==> flow/design.v <==
`timescale 1ns / 1ps
`default_nettype none
module counterModN #(
    parameter X = 5,   
    parameter N = 20   
) (
    input wire clk,       
    input wire ce,        
    input wire en,        
    input wire reset,     
    output reg [X-1:0] count  
);
    always @(posedge clk) begin
        if (reset) begin
            count <= 0;
        end else if (ce && en) begin
            if (count == N - 1) begin
                count <= 0;
            end else begin
                count <= count + 1;
            end
        end
    end
endmodule
`timescale 1ns / 1ps
`default_nettype none
module clockDivider #(
    parameter N = 500_000   
)(
    input wire clk,        
    input wire en,         
    input wire rst,        
    output reg clk_out,    
    output wire tick       
);
    wire [31:0] count;     
    counterModN #(.X(32), .N(N)) counterMod (
        .clk(clk),
        .ce(1'b1),
        .reset(rst),
        .en(en),
        .count(count)
    );
    assign tick = (count == N - 1) && !clk_out;
    always @(posedge clk) begin
        if (rst) begin
            clk_out <= 1'b0;
        end else if (count == N - 1) begin
            clk_out <= ~clk_out;
        end
    end
endmodule
`timescale 1ns / 1ps
`default_nettype none
module debouncer(
    input wire clk,        
    input wire ce,         
    input wire rst,        
    input wire in,         
    output wire out         
);
    reg q1, q2, q3;
    always @(posedge clk) begin
        if (rst) begin
            q1 <= 1'b0;
            q2 <= 1'b0;
            q3 <= 1'b0;
        end else if (ce) begin
            q1 <= in;
            q2 <= q1;
            q3 <= q2;
        end 
    end
    assign out = (rst == 1'b1) ? 1'b0 : (q1 & q2 & q3);
endmodule
`timescale 1ns / 1ps
`default_nettype none
module synchronizer(
    input wire clk,       
    input wire ce,        
    input wire rst,       
    input wire in,        
    output wire out       
);
    reg q1, q2;
    always @(posedge clk) begin
        if (rst) begin
            q1 <= 1'b0;
            q2 <= 1'b0;
        end else if (ce) begin
            q1 <= in;
            q2 <= q1;
        end
    end
    assign out = (rst) ? 1'b0 : q2;
endmodule
`timescale 1ns / 1ps
`default_nettype none
module shift_left_register(
    input wire        clk,     
    input wire        ce,      
    input wire        rst,     
    input wire        load,    
    input wire        en,      
    input wire [7:0]  Num,     
    output reg [15:0] Out      
);
    integer i;
    always @(posedge clk) begin
        if (rst) begin
            Out <= 16'b0;
        end else if (ce) begin
            if (load) begin
                Out <= {8'b0, Num};
            end else if (en) begin
                for (i = 15; i > 0; i = i - 1) begin
                    Out[i] <= Out[i - 1];
                end
                Out[0] <= 1'b0;
            end
        end
    end
endmodule
`timescale 1ns / 1ps
`default_nettype none
module shift_right_register(
    input wire clk,          
    input wire ce,           
    input wire rst,          
    input wire load,         
    input wire en,           
    input wire [7:0] Num,    
    output reg [7:0] Out     
);
    integer i;
    always @(posedge clk) begin
        if (rst) begin
            Out <= 8'b0;
        end else if (ce) begin
            if (load) begin
                Out <= Num;   
            end else if (en) begin
                for (i = 7; i > 0; i = i - 1) begin
                    Out[i - 1] <= Out[i];
                end
                Out[7] <= 1'b0;   
            end
        end
    end
endmodule
`timescale 1ns / 1ps
`default_nettype none
module CU(
    input wire b0,        
    input wire z,         
    input wire load,      
    output wire Psel,     
    output wire EP,       
    output wire EA,       
    output wire EB,       
    output wire LA,       
    output wire LB,       
    output wire RstP      
);
    assign Psel = b0;
    assign EP = (b0 & ~load);
    assign EA = (~z | load);
    assign EB = (~z | load);
    assign LA = load;
    assign LB = load;
    assign RstP = load;
endmodule
`timescale 1ns / 1ps
`default_nettype none
module BCD #(
    parameter W = 18   
)(
    input wire [W-1:0] bin,            
    output reg [W+(W-4)/3:0] bcd       
);
    integer i, j;
    always @(bin) begin
        for (i = 0; i <= W + (W-4)/3; i = i + 1) begin
            bcd[i] = 1'b0;
        end
        bcd[W-1:0] = bin;
        for (i = 0; i <= W - 4; i = i + 1) begin
            for (j = 0; j <= i / 3; j = j + 1) begin
                if (bcd[W - i + 4*j -: 4] > 4) begin                   
                    bcd[W - i + 4*j -: 4] = bcd[W - i + 4*j -: 4] + 4'd3;
                end
            end
        end
    end
endmodule
`timescale 1ns / 1ps
`default_nettype none
module seven_seg_decoder(
    input wire en,           
    input wire [3:0] num,    
    output reg [6:0] seg     
);
    always @ (num or en) begin
        if (en) begin
            case(num)
                4'd0: seg = 7'b1000000;   
                4'd1: seg = 7'b1111001;   
                4'd2: seg = 7'b0100100;   
                4'd3: seg = 7'b0110000;   
                4'd4: seg = 7'b0011001;   
                4'd5: seg = 7'b0010010;   
                4'd6: seg = 7'b0000010;   
                4'd7: seg = 7'b1111000;   
                4'd8: seg = 7'b0000000;   
                4'd9: seg = 7'b0010000;   
                default: seg = 7'b1111111;  
            endcase
        end else begin
            seg = 7'b1111111;   
        end
    end
endmodule
`timescale 1ns / 1ps
`default_nettype none
module seven_segment_scroller #(
    parameter DIV = 250000            
)(
    input wire clk,                   
    input wire reset,                 
    input wire button_left,           
    input wire button_right,          
    input wire [19:0] product,        
    input wire sign,                  
    output reg [6:0] seg,             
    output reg [3:0] an               
);
    wire slow_tick;                            
    wire slow_level;
    wire [1:0] switch_position;                
    wire debounced_button_left, debounced_button_right;
    wire final_button_left, final_button_right;
    wire [6:0] segment_internal[4:0];          
    reg [2:0] digit_selection;        
    clockDivider #(DIV) clk_divider (
        .clk(clk),
        .en(1'b1),
        .rst(reset),
        .clk_out(slow_level),
        .tick(slow_tick)
    );
    counterModN #(.X(2), .N(4)) position_counter (
        .clk(clk),
        .ce(slow_tick),
        .reset(reset),
        .en(1'b1),
        .count(switch_position)
    );
    debouncer btn_debouncer_left (
        .clk(clk),
        .ce(slow_tick),
        .rst(reset),
        .in(button_left),
        .out(debounced_button_left)
    );
    synchronizer btn_synchronizer_left (
        .clk(clk),
        .ce(slow_tick),
        .rst(reset),
        .in(debounced_button_left),
        .out(final_button_left)
    );
    debouncer btn_debouncer_right (
        .clk(clk),
        .ce(slow_tick),
        .rst(reset),
        .in(button_right),
        .out(debounced_button_right)
    );
    synchronizer btn_synchronizer_right (
        .clk(clk),
        .ce(slow_tick),
        .rst(reset),
        .in(debounced_button_right),
        .out(final_button_right)
    );
    reg button_right_old, button_left_old;
    reg button_right_raise, button_left_raise;  
    always @(posedge clk) begin
        if (reset) begin
            digit_selection <= 3'b000;
            button_right_old <= 0;
            button_left_old <= 0;
            button_right_raise <= 0;
            button_left_raise <= 0;
        end else if (slow_tick) begin
            button_right_raise <= (button_right_old != final_button_right && final_button_right == 1'b1);
            button_left_raise <= (button_left_old != final_button_left && final_button_left == 1'b1);
            button_right_old <= final_button_right;
            button_left_old <= final_button_left;
            if (button_right_raise) begin
                if (digit_selection > 0) begin
                    digit_selection <= digit_selection - 1;
                end
                button_right_raise <= 0;
            end
            if (button_left_raise) begin
                if (digit_selection < 2) begin
                    digit_selection <= digit_selection + 1;
                end
                button_left_raise <= 0;
            end
        end
    end
    seven_seg_decoder decoder_digit_0 (.en(1'b1), .num(product[3:0]), .seg(segment_internal[0]));
    seven_seg_decoder decoder_digit_1 (.en(1'b1), .num(product[7:4]), .seg(segment_internal[1]));
    seven_seg_decoder decoder_digit_2 (.en(1'b1), .num(product[11:8]), .seg(segment_internal[2]));
    seven_seg_decoder decoder_digit_3 (.en(1'b1), .num(product[15:12]), .seg(segment_internal[3]));
    seven_seg_decoder decoder_digit_4 (.en(1'b1), .num(product[19:16]), .seg(segment_internal[4]));
    always @(*) begin
        case (switch_position)
            2'b00: begin
                an = 4'b1110;
                seg = segment_internal[digit_selection];
            end
            2'b01: begin
                an = 4'b1101;
                seg = segment_internal[digit_selection + 1];
            end
            2'b10: begin
                an = 4'b1011;
                seg = segment_internal[digit_selection + 2];
            end
            2'b11: begin
                an = 4'b0111;
                if (sign == 1)
                    seg = 7'b0111111; 
                else
                    seg = 7'b1111111;
            end
            default: begin
                an = 4'b1111;
                seg = 7'b0000000;
            end
        endcase
    end
endmodule
`timescale 1ns / 1ps
`default_nettype none
module main #(
    parameter MAIN_DIV = 8,      
    parameter SCAN_DIV = 4       
)(
    input wire clk,
    input wire rst,    
    input wire btnC,   
    input wire btnL,   
    input wire btnR,   
    input wire [7:0] num1,   
    input wire [7:0] num2,   
    output wire [6:0] seg,            
    output wire [3:0] an,              
    output wire multiplicationFinished    
);
    wire dividedClock;   
    wire dividedTick;    
    clockDivider #(MAIN_DIV) clockDiv(
        .clk(clk),
        .rst(rst),
        .en(1'b1),
        .clk_out(dividedClock),
        .tick(dividedTick)
    );
    wire [7:0] num1Complement, num2Complement;
    wire [7:0] multiplier, multiplicand;
    wire [7:0] multiplicandShifted;
    wire [15:0] multiplierShifted;
    reg  [15:0] productReg;
    reg signReg;
    wire tempSign;
    wire [19:0] bcdOutput;
    wire [15:0] tempOutput;
    assign num1Complement = ~num1 + 1'b1;
    assign num2Complement = ~num2 + 1'b1;
    assign multiplier = (num1[7] == 1) ? num1Complement : num1;
    assign multiplicand = (num2[7] == 1) ? num2Complement : num2;
    wire enableDebounce, enableSync;
    debouncer debounceInst(
        .clk(clk),
        .ce(dividedTick),
        .rst(rst),
        .in(btnC),
        .out(enableDebounce)
    );
    synchronizer syncInst(
        .clk(clk),
        .ce(dividedTick),
        .rst(rst),
        .in(enableDebounce),
        .out(enableSync)
    );
    wire Psel, EP, EA, EB, LA, LB, RstP;
    shift_right_register shiftRightReg(
        .clk(clk),
        .ce(dividedTick),
        .rst(rst),
        .load(LB),
        .en(EB),
        .Num(multiplicand),
        .Out(multiplicandShifted)
    );
    shift_left_register shiftLeftReg(
        .clk(clk),
        .ce(dividedTick),
        .rst(rst),
        .load(LA),
        .en(EA),
        .Num(multiplier),
        .Out(multiplierShifted)
    );
    CU controlUnit(
        .b0(multiplicandShifted[0]),
        .z(multiplicationFinished),  
        .load(enableSync),
        .Psel(Psel),
        .EP(EP),
        .EA(EA),
        .EB(EB),
        .LA(LA),
        .LB(LB),
        .RstP(RstP)
    );
    assign multiplicationFinished = ~(multiplicandShifted[0] | multiplicandShifted[1] | multiplicandShifted[2] | multiplicandShifted[3] | multiplicandShifted[4] | multiplicandShifted[5] | multiplicandShifted[6] | multiplicandShifted[7]);
    always @(posedge clk) begin
        if (rst) begin
            productReg <= 16'b0;
            signReg <= 1'b0;
        end else if (!dividedTick) begin
            productReg <= productReg;
        end else if (RstP == 1) begin
            productReg <= 16'b0;
            signReg <= (num1[7] ^ num2[7]) && num1 != 0 && num2 != 0;
        end else if (EP == 1) begin
            productReg <= (Psel == 1) ? productReg + multiplierShifted : productReg;
        end else begin
            productReg <= productReg;
        end
    end
    assign tempOutput = productReg;
    assign tempSign = signReg;
    BCD #(16) bcdConverter(
        .bin(tempOutput),
        .bcd(bcdOutput)
    );
    seven_segment_scroller #(SCAN_DIV) sevenSegScroller(
        .clk(clk),
        .reset(rst | RstP),
        .button_left(btnL),
        .button_right(btnR),
        .product(bcdOutput),
        .sign(tempSign),
        .seg(seg),
        .an(an)
    );
endmodule
## Reports on main

What the tools print for main, step after step.
Line numbers count from 1 in the design file above.
Operators carry their Yosys type and port widths (W data, S select, Z words).
Not given: -

| design | value |
|---|---|
| design top | main |
| clock port | clk |
| library | sky130hd |
| timing corner | tt_025C_1v80 |

## After elaboration

Source: Yosys, flattened and elaborated, memories not mapped. Widths are those after wreduce. Registers that Yosys merges into a memory's read port (data or address) are not register bits. Print and check cells do not count. Equal cells are merged and count once.
Memory sizes are those after Yosys's memory passes, which may raise the word count (mostly to a power of two), join words into wider ones and drop unused or constant bits.

| bit counts | value |
|---|---|
| flip-flop bits (word level) | 131 |
| ROM bits | 560 |
| memories kept | 5 |
| input bits | 21 |
| output and inout port bits | 12 |

| operators by class | value |
|---|---|
| add/subtract/negate cells | 44 |
| order comparisons | 37 |
| eq/ne operators | 19 |
| muxes and demuxes | 103 |
| bitwise gates (word level) | 23 |
| reduce/logical cells | 22 |

Memory list:

| name | depth | width | read ports | write ports | line | RTL |
|---|---|---|---|---|---|---|
| (name not given) | 16 | 7 | 1 | 0 | 205 | `case(num)` |
| (name not given) | 16 | 7 | 1 | 0 | 205 |  |
| (name not given) | 16 | 7 | 1 | 0 | 205 |  |
| (name not given) | 16 | 7 | 1 | 0 | 205 |  |
| (name not given) | 16 | 7 | 1 | 0 | 205 |  |

Operator list:

| cell | count |
|---|---|
| $mux W4 | 34 |
| $add A4 B2 Y4 const B | 30 |
| $gt A4 B3 Y1 const B | 30 |
| $pmux W7 S5 | 3 |
| $add A32 B1 Y32 const B | 2 |
| $mux W1 | 52 |
| $mux W16 | 3 |
| $eq A32 B2 Y1 const B | 1 |
| $eq A32 B3 Y1 const B | 1 |
| $pmux W7 S4 | 1 |
| $eq A3 B2 Y1 const B | 6 |
| $add A16 B16 Y16 | 1 |
| $add A3 B2 Y4 const B | 4 |
| $add A8 B1 Y8 const B | 2 |
| $not A8 Y8 | 2 |
| $reduce_bool A8 Y1 | 2 |
| $pmux W4 S4 | 1 |
| $mux W8 | 2 |
| $gt A3 B3 Y1 const B | 5 |
| $mux W3 | 5 |
| $or A1 B1 Y1 | 9 |
| $eq A3 B1 Y1 const B | 3 |
| $eq A3 B3 Y1 const B | 3 |
| $logic_not A3 Y1 | 3 |
| $and A1 B1 Y1 | 7 |
| $mux W7 | 1 |
| $logic_and A1 B1 Y1 | 6 |
| $reduce_bool A2 Y1 | 3 |

Other operator kinds: 17; their cells: 26.

## Logic depth

Yosys ltp: most cells in a row. Word level: on the elaborated netlist, between registers, memories and ports. Mapped: between sequential cells and ports; inverters and the memories' decode and read muxes count.

| logic depth | value |
|---|---|
| word-level depth | 26 |
| ABC_AREA | 1 |
| mapped depth | 84 |
| gate-level depth less buffers | 84 |

## Synthesis result

The flow's flattened synthesis, as Yosys stat reports it; memories are mapped. The netlist is that of the ABC_AREA named above (0 if unset); the other value can give another one.

Cell types:

| type | count | total area (um^2) |
|---|---|---|
| sky130_fd_sc_hd__dfxtp_1 | 131 | 2.62E+03 |
| sky130_fd_sc_hd__nand2_1 | 578 | 2.17E+03 |
| sky130_fd_sc_hd__ha_1 | 98 | 1.23E+03 |
| sky130_fd_sc_hd__nand3_1 | 240 | 1.2E+03 |
| sky130_fd_sc_hd__inv_1 | 306 | 1.15E+03 |
| sky130_fd_sc_hd__nor2_1 | 179 | 671.894 |
| sky130_fd_sc_hd__nand2_2 | 70 | 437.92 |
| sky130_fd_sc_hd__o21ai_0 | 76 | 380.365 |
| sky130_fd_sc_hd__a21oi_1 | 65 | 325.312 |
| sky130_fd_sc_hd__nand4_1 | 40 | 250.24 |
| sky130_fd_sc_hd__nand3_2 | 24 | 240.23 |
| sky130_fd_sc_hd__nor3_1 | 37 | 185.178 |
| sky130_fd_sc_hd__nor4_1 | 23 | 143.888 |
| sky130_fd_sc_hd__inv_2 | 35 | 131.376 |
| sky130_fd_sc_hd__xor2_1 | 15 | 131.376 |
| sky130_fd_sc_hd__nand3b_1 | 14 | 105.101 |
| sky130_fd_sc_hd__nand2_4 | 9 | 101.347 |
| sky130_fd_sc_hd__a211oi_1 | 12 | 90.086 |

Other cell types: 36; their cells: 151.

| synthesis totals | value |
|---|---|
| standard cells after synthesis | 2103 |
| cell area after synthesis | 12663.4 um^2 |
| mapped flip-flops | 131 |
| buffers | 27 |

## Worst setup path after synthesis

Source: OpenSTA report_checks on the synthesized netlist (no wires, ideal clock, input and output delay 20% of the period each), path of least setup slack; recovery checks are left aside. Register names are those of the netlist, which keeps one name where synthesis merged equal registers.

| path after synthesis | value |
|---|---|
| path type | reg2out |
| start | reg (no name shown) |
| end | out seg[0] |
| period | 20000 ps |
| launch time at the first pin | 0 ps |
| arrival | 7626 ps |
| required time | 16000 ps |
| slack | 8374 ps |
| path delay | 7626 ps |
| stages | 82 |
| buffers on the path | 0 |
| period reached after synthesis | 11626 ps |

"path delay" is the arrival time less input delay plus setup time.
At an output port there is no setup time.
"stages" counts driving pins, that of a launching flip-flop among them; a cell with two outputs on the path counts twice.
"period reached after synthesis" = period - worst setup slack (recovery checks aside). The figure is calculated, with input and output delays left at 20% of the set period.
The rows between start and end are the longest chain of elaborated cells between them; the timing report does not say that the signal goes this way. Where chains are equally long, one stands for them.
A line is the first line of the expression or statement that the cell stems from. Yosys adds cells for indexed reads and writes and turns some case tables into memories.
The chain passes a memory read, where the word-level depth is cut; so it can be longer than that depth.

| on the way, after synthesis | value |
|---|---|
| path through | sky130_fd_sc_hd__dfxtp_1 > sky130_fd_sc_hd__clkinv_1 > sky130_fd_sc_hd__ha_1 > sky130_fd_sc_hd__inv_1 > sky130_fd_sc_hd__ha_1 > sky130_fd_sc_hd__inv_2 > sky130_fd_sc_hd__nand2_1 > sky130_fd_sc_hd__nand3_2 > sky130_fd_sc_hd__inv_2 > sky130_fd_sc_hd__nand2_1 > sky130_fd_sc_hd__nand2_1 > sky130_fd_sc_hd__nand3_1 > sky130_fd_sc_hd__nand3_1 > sky130_fd_sc_hd__nand2_2 > sky130_fd_sc_hd__nand2_2 > sky130_fd_sc_hd__nand2_4 > sky130_fd_sc_hd__nand2_4 > sky130_fd_sc_hd__nand2_2 > [... 46 more ...] > sky130_fd_sc_hd__inv_1 > sky130_fd_sc_hd__ha_1 > sky130_fd_sc_hd__inv_1 > sky130_fd_sc_hd__nand2_1 > sky130_fd_sc_hd__nand2_2 > sky130_fd_sc_hd__xor2_2 > sky130_fd_sc_hd__inv_1 > sky130_fd_sc_hd__ha_1 > sky130_fd_sc_hd__nand2_1 > sky130_fd_sc_hd__nand2_1 > sky130_fd_sc_hd__nand2_1 > sky130_fd_sc_hd__nand2_1 > sky130_fd_sc_hd__o21ai_0 > sky130_fd_sc_hd__inv_1 > sky130_fd_sc_hd__nand2_1 > sky130_fd_sc_hd__nand3_1 > sky130_fd_sc_hd__nand2_1 > sky130_fd_sc_hd__nand2_1 |
| length of the longest elaborated chain | 29 |
| elaborated cells between the ends (all ways) | 114 |
| source lines of those cells | 7 |

Ends and longest elaborated chain, after synthesis:

| item | line | RTL |
|---|---|---|
| from (decl) | 377 |  |
| from (assign) | 438 |  |
| from (assign) | 443 |  |
| $gt A3 B3 Y1 | 189 | `if (bcd[W - i + 4*j -: 4] > 4) begin` |
| $mux W4 | 189 |  |
| $gt A4 B3 Y1 | 189 |  |
| $mux W4 | 189 |  |
| $gt A4 B3 Y1 | 189 |  |
| $mux W4 | 189 |  |
| $gt A4 B3 Y1 | 189 |  |
| [... 15 more ...] | - |  |
| $add A4 B2 Y4 | 190 | `bcd[W - i + 4*j -: 4] = bcd[W - i + 4*j -: 4] + 4'd3;` |
| $mux W4 | 189 |  |
| $add A4 B2 Y4 | 190 |  |
| $mux W4 | 189 |  |
| $mem_v2 Z16 W7 | 205 | `case(num)` |
| $pmux W7 S5 | 331 | `seg = segment_internal[digit_selection + 2];` |
| $pmux W7 S4 | 320 | `case (switch_position)` |
| to (decl) | 360 | `output wire [6:0] seg,` |

## Worst path after layout

Path of least setup slack in the final report of flow run 1 (OpenROAD, finished layout, wires in). Where an end is a register, its clock arrival counts in the times.
The report prints the path's times to 10 ps; the period is as set.

| path after layout | value |
|---|---|
| path type | reg2out |
| start | reg (no name shown) |
| end | out seg[2] |
| period | 20000 ps |
| launch time at the first pin | 450 ps |
| arrival | 12560 ps |
| required time | 16000 ps |
| slack | 3440 ps |
| stages | 72 |
| buffers on the path | 1 |

The rows between start and end are the longest chain of elaborated cells between them; the timing report does not say that the signal goes this way. Where chains are equally long, one stands for them.
The chain passes a memory read, where the word-level depth is cut; so it can be longer than that depth.

| on the way, after layout | value |
|---|---|
| path through | sky130_fd_sc_hd__dfxtp_1 > sky130_fd_sc_hd__clkinv_1 > sky130_fd_sc_hd__ha_1 > sky130_fd_sc_hd__inv_1 > sky130_fd_sc_hd__ha_1 > sky130_fd_sc_hd__nand2_1 > sky130_fd_sc_hd__nand3_1 > sky130_fd_sc_hd__nand2_1 > sky130_fd_sc_hd__a21oi_1 > sky130_fd_sc_hd__nand2_2 > sky130_fd_sc_hd__nand2_1 > sky130_fd_sc_hd__nand3_1 > sky130_fd_sc_hd__nand2_2 > sky130_fd_sc_hd__nand2_4 > sky130_fd_sc_hd__nand3_1 > sky130_fd_sc_hd__nand2_1 > sky130_fd_sc_hd__nand2_1 > sky130_fd_sc_hd__nand3_1 > [... 36 more ...] > sky130_fd_sc_hd__nand3_1 > sky130_fd_sc_hd__nand3_1 > sky130_fd_sc_hd__nand2_1 > sky130_fd_sc_hd__ha_1 > sky130_fd_sc_hd__inv_1 > sky130_fd_sc_hd__nand3_4 > sky130_fd_sc_hd__o21ai_1 > sky130_fd_sc_hd__inv_1 > sky130_fd_sc_hd__ha_1 > sky130_fd_sc_hd__nand3_1 > sky130_fd_sc_hd__nand2_1 > sky130_fd_sc_hd__nand2_1 > sky130_fd_sc_hd__o21ai_1 > sky130_fd_sc_hd__nor3_1 > sky130_fd_sc_hd__nand3_1 > sky130_fd_sc_hd__nand2_1 > sky130_fd_sc_hd__inv_1 > sky130_fd_sc_hd__clkdlybuf4s50_1 |
| length of the longest elaborated chain | 29 |
| elaborated cells between the ends (all ways) | 114 |
| source lines of those cells | 7 |

Ends and longest elaborated chain, after layout:

| item | line | RTL |
|---|---|---|
| from (decl) | 377 |  |
| from (assign) | 438 |  |
| from (assign) | 443 |  |
| $gt A3 B3 Y1 | 189 | `if (bcd[W - i + 4*j -: 4] > 4) begin` |
| $mux W4 | 189 |  |
| $gt A4 B3 Y1 | 189 |  |
| $mux W4 | 189 |  |
| $gt A4 B3 Y1 | 189 |  |
| $mux W4 | 189 |  |
| $gt A4 B3 Y1 | 189 |  |
| [... 15 more ...] | - |  |
| $add A4 B2 Y4 | 190 | `bcd[W - i + 4*j -: 4] = bcd[W - i + 4*j -: 4] + 4'd3;` |
| $mux W4 | 189 |  |
| $add A4 B2 Y4 | 190 |  |
| $mux W4 | 189 |  |
| $mem_v2 Z16 W7 | 205 | `case(num)` |
| $pmux W7 S5 | 331 | `seg = segment_internal[digit_selection + 2];` |
| $pmux W7 S4 | 320 | `case (switch_position)` |
| to (decl) | 360 | `output wire [6:0] seg,` |

Appendix: measured runs

main through Yosys and OpenROAD on sky130hd: 5 stored runs, unordered, with their settings and measured results. The constraints put input and output delay at 20% of the set period each and load the outputs with 0.01 pF.
By "clock period achieved" is meant the clock period of the run minus its worst setup slack. This is arithmetic on one report: input and output delays are still those of the set period (20% each).
"time of the worst setup path" means the part of the period allowed to the worst setup path (the constraints hold back 20% at inputs and 20% at outputs) less its slack; where the path has registers, the arrival times of their clocks count too.
"time of the worst setup path" is given in steps of 10 ps.

#### Flow run 1

| setting | value |
|---|---|
| ABC_AREA | `1` |
| CAP_MARGIN | `20` |
| CELL_PAD_IN_SITES_DETAIL_PLACEMENT | `2` |
| CORE_ASPECT_RATIO | `1.1` |
| CORE_MARGIN | `9` |
| CTS_CLUSTER_DIAMETER | `310` |
| CTS_CLUSTER_SIZE | `69` |
| HOLD_SLACK_MARGIN | `0.15` |
| MAX_ROUTING_LAYER | `met5` |
| MIN_ROUTING_LAYER | `met2` |
| PLACE_DENSITY_LB_ADDON | `0.03` |
| SETUP_SLACK_MARGIN | `2.52` |
| SLEW_MARGIN | `15` |
| period_ns | `20.0` |
| CORE_UTILIZATION | `40` |

| result | value |
|---|---|
| chip area in the Yosys report | 12663.4 um^2 |
| time of the worst setup path | 12560 ps |
| worst path kind | reg2out |
| utilization after layout | 45.6% |
| standard-cell area after routing | 14057.2 um^2 |
| setup slack of the worst path | 3437 ps |
| die area | 38394.0 um^2 |
| clock period achieved | 16563 ps |
| total negative slack on setup checks | 0 ps |

#### Flow run 2

| setting | value |
|---|---|
| ABC_AREA | `1` |
| CAP_MARGIN | `20` |
| CORE_UTILIZATION | `69` |
| GPL_ROUTABILITY_DRIVEN | `0` |
| HOLD_SLACK_MARGIN | `0.18` |
| PLACE_DENSITY_LB_ADDON | `0.12` |
| SETUP_SLACK_MARGIN | `-0.39` |
| SLEW_MARGIN | `20` |
| TNS_END_PERCENT | `90` |
| period_ns | `15.2` |
| CORE_MARGIN | `2` |

| result | value |
|---|---|
| chip area in the Yosys report | 12663.4 um^2 |
| time of the worst setup path | 9550 ps |
| worst path kind | reg2out |
| utilization after layout | 76.9% |
| standard-cell area after routing | 13817.0 um^2 |
| setup slack of the worst path | 2605 ps |
| die area | 19451.9 um^2 |
| clock period achieved | 12595 ps |
| total negative slack on setup checks | 0 ps |

#### Flow run 3

| setting | value |
|---|---|
| ABC_AREA | `0` |
| CAP_MARGIN | `0` |
| CELL_PAD_IN_SITES_DETAIL_PLACEMENT | `1` |
| CORE_ASPECT_RATIO | `0.84` |
| CORE_MARGIN | `8` |
| CORE_UTILIZATION | `53` |
| CTS_CLUSTER_DIAMETER | `196` |
| GPL_ROUTABILITY_DRIVEN | `0` |
| GPL_TIMING_DRIVEN | `1` |
| HOLD_SLACK_MARGIN | `-0.1` |
| MAX_ROUTING_LAYER | `met4` |
| MIN_ROUTING_LAYER | `met2` |
| PLACE_DENSITY_LB_ADDON | `0.17` |
| SLEW_MARGIN | `15` |
| TNS_END_PERCENT | `30` |
| period_ns | `9.49` |

Unfinished; error DPL-0033 in placement.

#### Flow run 4

| setting | value |
|---|---|
| ABC_AREA | `1` |
| CAP_MARGIN | `10` |
| CELL_PAD_IN_SITES_DETAIL_PLACEMENT | `2` |
| CELL_PAD_IN_SITES_GLOBAL_PLACEMENT | `3` |
| CORE_ASPECT_RATIO | `0.77` |
| CORE_UTILIZATION | `65` |
| CTS_CLUSTER_DIAMETER | `266` |
| HOLD_SLACK_MARGIN | `0.24` |
| SETUP_SLACK_MARGIN | `5.0` |
| period_ns | `22.3` |
| CORE_MARGIN | `2` |
| SLEW_MARGIN | `20` |

Unfinished; error GPL-0301 in placement.

#### Flow run 5

| setting | value |
|---|---|
| CAP_MARGIN | `15` |
| HOLD_SLACK_MARGIN | `0.22` |
| MAX_ROUTING_LAYER | `met4` |
| PLACE_DENSITY_LB_ADDON | `0.03` |
| SLEW_MARGIN | `15` |
| period_ns | `20.0` |
| CORE_MARGIN | `2` |
| CORE_UTILIZATION | `40` |

| result | value |
|---|---|
| chip area in the Yosys report | 15147.0 um^2 |
| time of the worst setup path | 14690 ps |
| worst path kind | reg2out |
| utilization after layout | 43.7% |
| standard-cell area after routing | 16373.2 um^2 |
| setup slack of the worst path | 1310 ps |
| die area | 39440.0 um^2 |
| clock period achieved | 18690 ps |
| total negative slack on setup checks | 0 ps |
